==> flow/design.v <==
/*verilator lint_off MULTITOP*/
module num_rpad #(
    parameter int IN_WIDTH  = 32,
    parameter int OUT_WIDTH = 32
) (
    input  logic [ IN_WIDTH-1:0] in,
    output logic [OUT_WIDTH-1:0] out
);
  localparam int EXTEND = OUT_WIDTH - IN_WIDTH;
  assign out = {in, {EXTEND{1'b0}}};
endmodule
module num_sneg #(
    parameter int WIDTH = 32
) (
    input  logic signed [WIDTH-1:0] in,
    output logic signed [WIDTH-1:0] out
);
  assign out = -in;
endmodule
module num_sabs #(
    parameter int WIDTH = 32
) (
    input  logic signed [WIDTH-1:0] in,
    output logic signed [WIDTH-1:0] out
);
  assign out = in[WIDTH-1] ? -in : in;
endmodule
module num_min #(
    parameter int WIDTH = 32
) (
    input  logic [WIDTH-1:0] left,
    input  logic [WIDTH-1:0] right,
    output logic [WIDTH-1:0] out
);
  assign out = (left < right) ? left : right;
endmodule
module num_max #(
    parameter int WIDTH = 32
) (
    input  logic [WIDTH-1:0] left,
    input  logic [WIDTH-1:0] right,
    output logic [WIDTH-1:0] out
);
  assign out = (left > right) ? left : right;
endmodule
module num_smin #(
    parameter int WIDTH = 32
) (
    input  logic signed [WIDTH-1:0] left,
    input  logic signed [WIDTH-1:0] right,
    output logic signed [WIDTH-1:0] out
);
  assign out = (left < right) ? left : right;
endmodule
module num_smax #(
    parameter int WIDTH = 32
) (
    input  logic signed [WIDTH-1:0] left,
    input  logic signed [WIDTH-1:0] right,
    output logic signed [WIDTH-1:0] out
);
  assign out = (left > right) ? left : right;
endmodule
module num_ssignbit #(
    parameter int WIDTH = 32
) (
    input logic signed [WIDTH-1:0] in,
    output logic out
);
  assign out = in[WIDTH-1];
endmodule
module num_sadd #(
    parameter int LEFT_WIDTH = 32,
    parameter int LEFT_LSB = 0,
    parameter int RIGHT_WIDTH = 32,
    parameter int RIGHT_LSB = 0,
    parameter int OUT_WIDTH = 33
) (
    input  logic signed [ LEFT_WIDTH-1:0] left,
    input  logic signed [RIGHT_WIDTH-1:0] right,
    output logic signed [  OUT_WIDTH-1:0] out
);
  logic signed [  LEFT_LSB+LEFT_WIDTH-1:0] left_aligned;
  logic signed [RIGHT_LSB+RIGHT_WIDTH-1:0] right_aligned;
  assign left_aligned = {left, {LEFT_LSB{1'b0}}};
  assign right_aligned = {right, {RIGHT_LSB{1'b0}}};
  assign out = left_aligned + right_aligned;
endmodule
module num_smul #(
    parameter int LEFT_WIDTH = 32,
    parameter int RIGHT_WIDTH = 32,
    parameter int OUT_WIDTH = 64,
    parameter int OUT_LSB = 0
) (
    input  logic signed [ LEFT_WIDTH-1:0] left,
    input  logic signed [RIGHT_WIDTH-1:0] right,
    input  logic                          go,
    input  logic                          reset,
    input  logic                          clk,
    output logic signed [  OUT_WIDTH-1:0] out,
    output logic                          done
);
  logic [1:0] done_buffer;
  assign done = done_buffer[1];
  logic signed [       LEFT_WIDTH-1:0] left_tmp;
  logic signed [      RIGHT_WIDTH-1:0] right_tmp;
  logic signed [OUT_LSB+OUT_WIDTH-1:0] out_tmp;
  assign out = out_tmp[OUT_LSB+OUT_WIDTH-1:OUT_LSB];
  always_ff @(posedge clk) begin
    if (go) begin
      done_buffer[0] <= 1;
      done_buffer[1] <= done_buffer[0];
    end else begin
      done_buffer <= 0;
    end
  end
  always_ff @(posedge clk) begin
    if (!reset && go) begin
      left_tmp  <= left;
      right_tmp <= right;
    end else begin
      left_tmp  <= 0;
      right_tmp <= 0;
    end
  end
  always_ff @(posedge clk) begin
    if (reset) begin
      out_tmp <= 0;
    end else if (go) begin
      out_tmp <= left_tmp * right_tmp;
    end else begin
      out_tmp <= out_tmp;
    end
  end
endmodule
module smul_q31 (
    input  logic        clk,
    input  logic        reset,
    input  logic        go,
    input  logic [31:0] left,
    input  logic [31:0] right,
    output logic [31:0] out,
    output logic        done
);
  num_smul #(
      .LEFT_WIDTH (32),
      .RIGHT_WIDTH(32),
      .OUT_WIDTH  (32),
      .OUT_LSB    (31)
  ) mul (
      .left (left),
      .right(right),
      .go   (go),
      .reset(reset),
      .clk  (clk),
      .out  (out),
      .done (done)
  );
endmodule
## Reports on smul_q31

What the tools print for smul_q31, step after step.
Line numbers count from 1 in the design file above.
Cell names lack the library's common part.
A cell with n/a has no value.

- Design top: smul_q31
- Clock: clk
- Standard-cell library: sky130hd
- Library corner: tt_025C_1v80

## Elaborated design

Yosys after proc, flatten, opt, wreduce and memory -nomap, before mapping. Enables and synchronous resets that opt folds into registers are not counted as muxes. Memory bits, and registers merged into a memory's read port (data or address), are not among the register bits. Print and check cells are not counted. Equal cells are merged and count once.

- Cells after elaboration: 9
- Bits in registers: 129
- Input port bits: 67

- Multipliers: 1
- Muxes and demuxes: 1
- Reductions and logical operators: 2

Operators by type and width:

| cell | count |
|---|---|
| multiplier 32 x 32 -> 63 bit | 1 |
| logical AND 1 bit | 1 |
| zero test 1 bit | 1 |
| 2-to-1 mux 1 bit | 1 |

## Depth

Longest topological path by Yosys (ltp), each cell counted once; first at word level (registers and memories cut), then after technology mapping (sequential cells cut; the memories' decode and read muxes count).

- Depth after elaboration: 2
- ABC_AREA: 1
- Depth in mapped cells: 35
- Mapped depth without buffers: 33

## Mapped cells and area

Source: synth_stat.txt of the flow (Yosys; design flattened, memories mapped). It holds for the ABC_AREA given above (unset counts as 0); a run with the other value may have another netlist.

Cell types:

| type | count | total area (um2) |
|---|---|---|
| fa_1 | 1072 | 2.15E+04 |
| inv_1 | 1765 | 6.63E+03 |
| nand2_1 | 1431 | 5.37E+03 |
| ha_1 | 178 | 2.23E+03 |
| dfxtp_1 | 98 | 1.96E+03 |
| nor2_1 | 253 | 949.661 |
| clkbuf_1 | 205 | 769.488 |
| a21oi_1 | 84 | 420.403 |
| nand3_1 | 71 | 355.341 |
| o21ai_0 | 41 | 205.197 |
| nand4_1 | 18 | 112.608 |
| o21bai_1 | 15 | 112.608 |
| nor3_1 | 14 | 70.067 |
| xnor2_1 | 6 | 52.55 |
| or2_2 | 8 | 50.048 |
| xor2_1 | 5 | 43.792 |
| a21o_1 | 4 | 30.029 |
| nor3_2 | 3 | 30.029 |

Not listed: further types 12, cells in them 24.

- Synthesis area: 0.0409931 mm2
- Mapped flip-flops: 98
- Cells in the netlist: 5295
- Sequential part of the area: 0.0019619 mm2

## Timing after synthesis

Path of least setup slack by OpenSTA after synthesis, without wires, with an ideal clock, recovery checks aside; 20% of the period is set as input and as output delay. Where synthesis merged equal registers, the netlist keeps one of their names.

- Path kind: reg-to-reg
- Start: register mul.left_tmp[31]
- End: register mul.out_tmp[60]
- Period: 8.0 ns
- Driving pins on the path: 31
- Setup slack: 0.690 ns
- Data required time: 7.883 ns
- Library setup time: 0.117 ns
- Data arrival time: 7.193 ns
- Path delay: 7.310 ns
- Period reached after synthesis: 7.31 ns

"path delay" is the arrival time less input delay plus setup time.
"driving pins on the path": output pins that drive a net of the path, with the launching flip-flop's if there is one; two outputs of one cell count as two.
"period reached after synthesis" = period - worst setup slack (recovery checks aside). The figure is calculated, with input and output delays left at 20% of the set period.
The rows between start and end are the longest chain of elaborated cells between them; the timing report does not say that the signal goes this way. Where chains are equally long, one stands for them.
Each line given opens the expression or statement behind the cell; cells for indexed reads and writes are added by Yosys, which also makes memories of some case tables.
A register here has more assigning lines than the two given.

- Cell sequence: dfxtp_1 -> clkbuf_1 -> clkbuf_1 -> nand2_1 -> inv_1 -> fa_1 -> inv_1 -> fa_1 -> fa_1 -> inv_1 -> fa_1 -> inv_1 -> fa_1 -> inv_1 -> fa_1 -> inv_1 -> fa_1 -> inv_1 -> fa_1 -> ha_1 -> nand2_1 -> nor2_1 -> inv_1 -> nor2_1 -> inv_1 -> nor3_1 -> nand2_1 -> nand3_1 -> nand2_1 -> nor2_1 -> nor2_1
- Cells in the longest elaborated chain: 1
- Elaborated cells between the ends (all ways): 1
- RTL lines with such cells: 1
- Classes of those cells: mul: 1

Ends and longest elaborated chain, post-synthesis:

| what | RTL line | source |
|---|---|---|
| start: declaration | 105 | `logic signed [       LEFT_WIDTH-1:0] left_tmp;` |
| start: assignment | 119 | `left_tmp  <= left;` |
| start: assignment | 122 | `left_tmp  <= 0;` |
| multiplier 32 x 32 -> 63 bit | 130 | `out_tmp <= left_tmp * right_tmp;` |
| end: assignment | 130 |  |
| end: assignment | 132 | `out_tmp <= out_tmp;` |
| end: declaration | 107 | `logic signed [OUT_LSB+OUT_WIDTH-1:0] out_tmp;` |

## Worst path after layout

From the final timing report of run 1: the path of least setup slack in the routed layout; clock arrival at registers is part of the times.

- Path kind: reg-to-reg
- Start: register mul.right_tmp[19]
- End: register mul.out_tmp[62]
- Driving pins on the path: 27
- Data arrival time: 8.94 ns
- Library setup time: 0.12 ns
- Setup slack: 0.39 ns
- Period: 9.03 ns
- Data required time: 9.33 ns

The rows between start and end are the longest chain of elaborated cells between them; the timing report does not say that the signal goes this way. Where chains are equally long, one stands for them.
A register here has more assigning lines than the two given.

- Cell sequence: dfxtp_1 -> clkbuf_2 -> nand2_1 -> fa_1 -> fa_1 -> inv_1 -> fa_1 -> inv_1 -> fa_1 -> fa_1 -> inv_1 -> fa_1 -> inv_1 -> fa_1 -> inv_1 -> fa_1 -> ha_1 -> a21oi_1 -> o21ai_0 -> a21oi_1 -> nand2_1 -> a21oi_1 -> nand2_1 -> inv_1 -> nand2_1 -> nand2_1 -> a21oi_1
- Cells in the longest elaborated chain: 1
- Elaborated cells between the ends (all ways): 1
- RTL lines with such cells: 1
- Classes of those cells: mul: 1

Ends and longest elaborated chain, after layout:

| what | RTL line | source |
|---|---|---|
| start: declaration | 106 | `logic signed [      RIGHT_WIDTH-1:0] right_tmp;` |
| start: assignment | 120 | `right_tmp <= right;` |
| start: assignment | 123 | `right_tmp <= 0;` |
| multiplier 32 x 32 -> 63 bit | 130 | `out_tmp <= left_tmp * right_tmp;` |
| end: assignment | 130 |  |
| end: assignment | 132 | `out_tmp <= out_tmp;` |
| end: declaration | 107 | `logic signed [OUT_LSB+OUT_WIDTH-1:0] out_tmp;` |

Design smul_q31 on sky130hd. What follows are 3 stored runs of the flow, each under its own settings; their order means nothing. The constraints put input and output delay at 20% of the set period each and load the outputs with 0.01 pF.
"achieved period" = clock period - worst setup slack. The figure is calculated, with input and output delays left at 20% of the set period.
"worst setup path time" = time allowed to the worst setup path (clock period - input delay - output delay, where it has them) - its slack; a late launch clock adds to it, a late capture clock takes from it.
"power consumption" is the tool's figure for a default switching activity; nothing was simulated.

### Run 1

Settings: `ABC_AREA=1`, `CAP_MARGIN=25`, `CORE_ASPECT_RATIO=1.02`, `CORE_MARGIN=10`, `CORE_UTILIZATION=56`, `CTS_CLUSTER_SIZE=24`, `GPL_TIMING_DRIVEN=0`, `MAX_ROUTING_LAYER=met4`, `PLACE_DENSITY_LB_ADDON=0.16`, `SLEW_MARGIN=40`, `period_ns=9.03`

- Cell area after synthesis: 0.0409931 mm2
- Die outline area: 0.0844237 mm2
- Post-layout utilization: 60.0%
- Worst setup slack after layout: 0.387 ns
- Setup total negative slack: 0.000 ns
- Power consumption: 3.151 mW
- Achieved period: 8.643 ns
- Worst setup path time: 8.64 ns
- Class of the worst setup path: reg-to-reg

### Run 2

Settings: `CELL_PAD_IN_SITES_DETAIL_PLACEMENT=1`, `CORE_ASPECT_RATIO=0.95`, `CORE_UTILIZATION=35`, `CTS_CLUSTER_DIAMETER=61`, `CTS_CLUSTER_SIZE=44`, `GPL_ROUTABILITY_DRIVEN=1`, `GPL_TIMING_DRIVEN=0`, `MAX_ROUTING_LAYER=met4`, `PLACE_DENSITY_LB_ADDON=0.12`, `SETUP_SLACK_MARGIN=0.05`, `SLEW_MARGIN=0`, `period_ns=5.34`, `CAP_MARGIN=20`, `CORE_MARGIN=2`

- Cell area after synthesis: 0.0384456 mm2
- Die outline area: 0.112513 mm2
- Post-layout utilization: 43.3%
- Worst setup slack after layout: -2.504 ns
- Setup total negative slack: -68.938 ns
- Power consumption: 5.999 mW
- Achieved period: 7.844 ns
- Worst setup path time: 7.84 ns
- Class of the worst setup path: reg-to-reg

### Run 3

Settings: `CAP_MARGIN=5`, `CORE_MARGIN=6`, `CORE_UTILIZATION=56`, `CTS_CLUSTER_SIZE=66`, `MAX_ROUTING_LAYER=met5`, `PLACE_DENSITY_LB_ADDON=0.16`, `period_ns=8.29`, `SLEW_MARGIN=20`

- Cell area after synthesis: 0.0384456 mm2
- Die outline area: 0.0750842 mm2
- Post-layout utilization: 61.8%
- Worst setup slack after layout: 0.386 ns
- Setup total negative slack: 0.000 ns
- Power consumption: 3.110 mW
- Achieved period: 7.904 ns
- Worst setup path time: 7.90 ns
- Class of the worst setup path: reg-to-reg
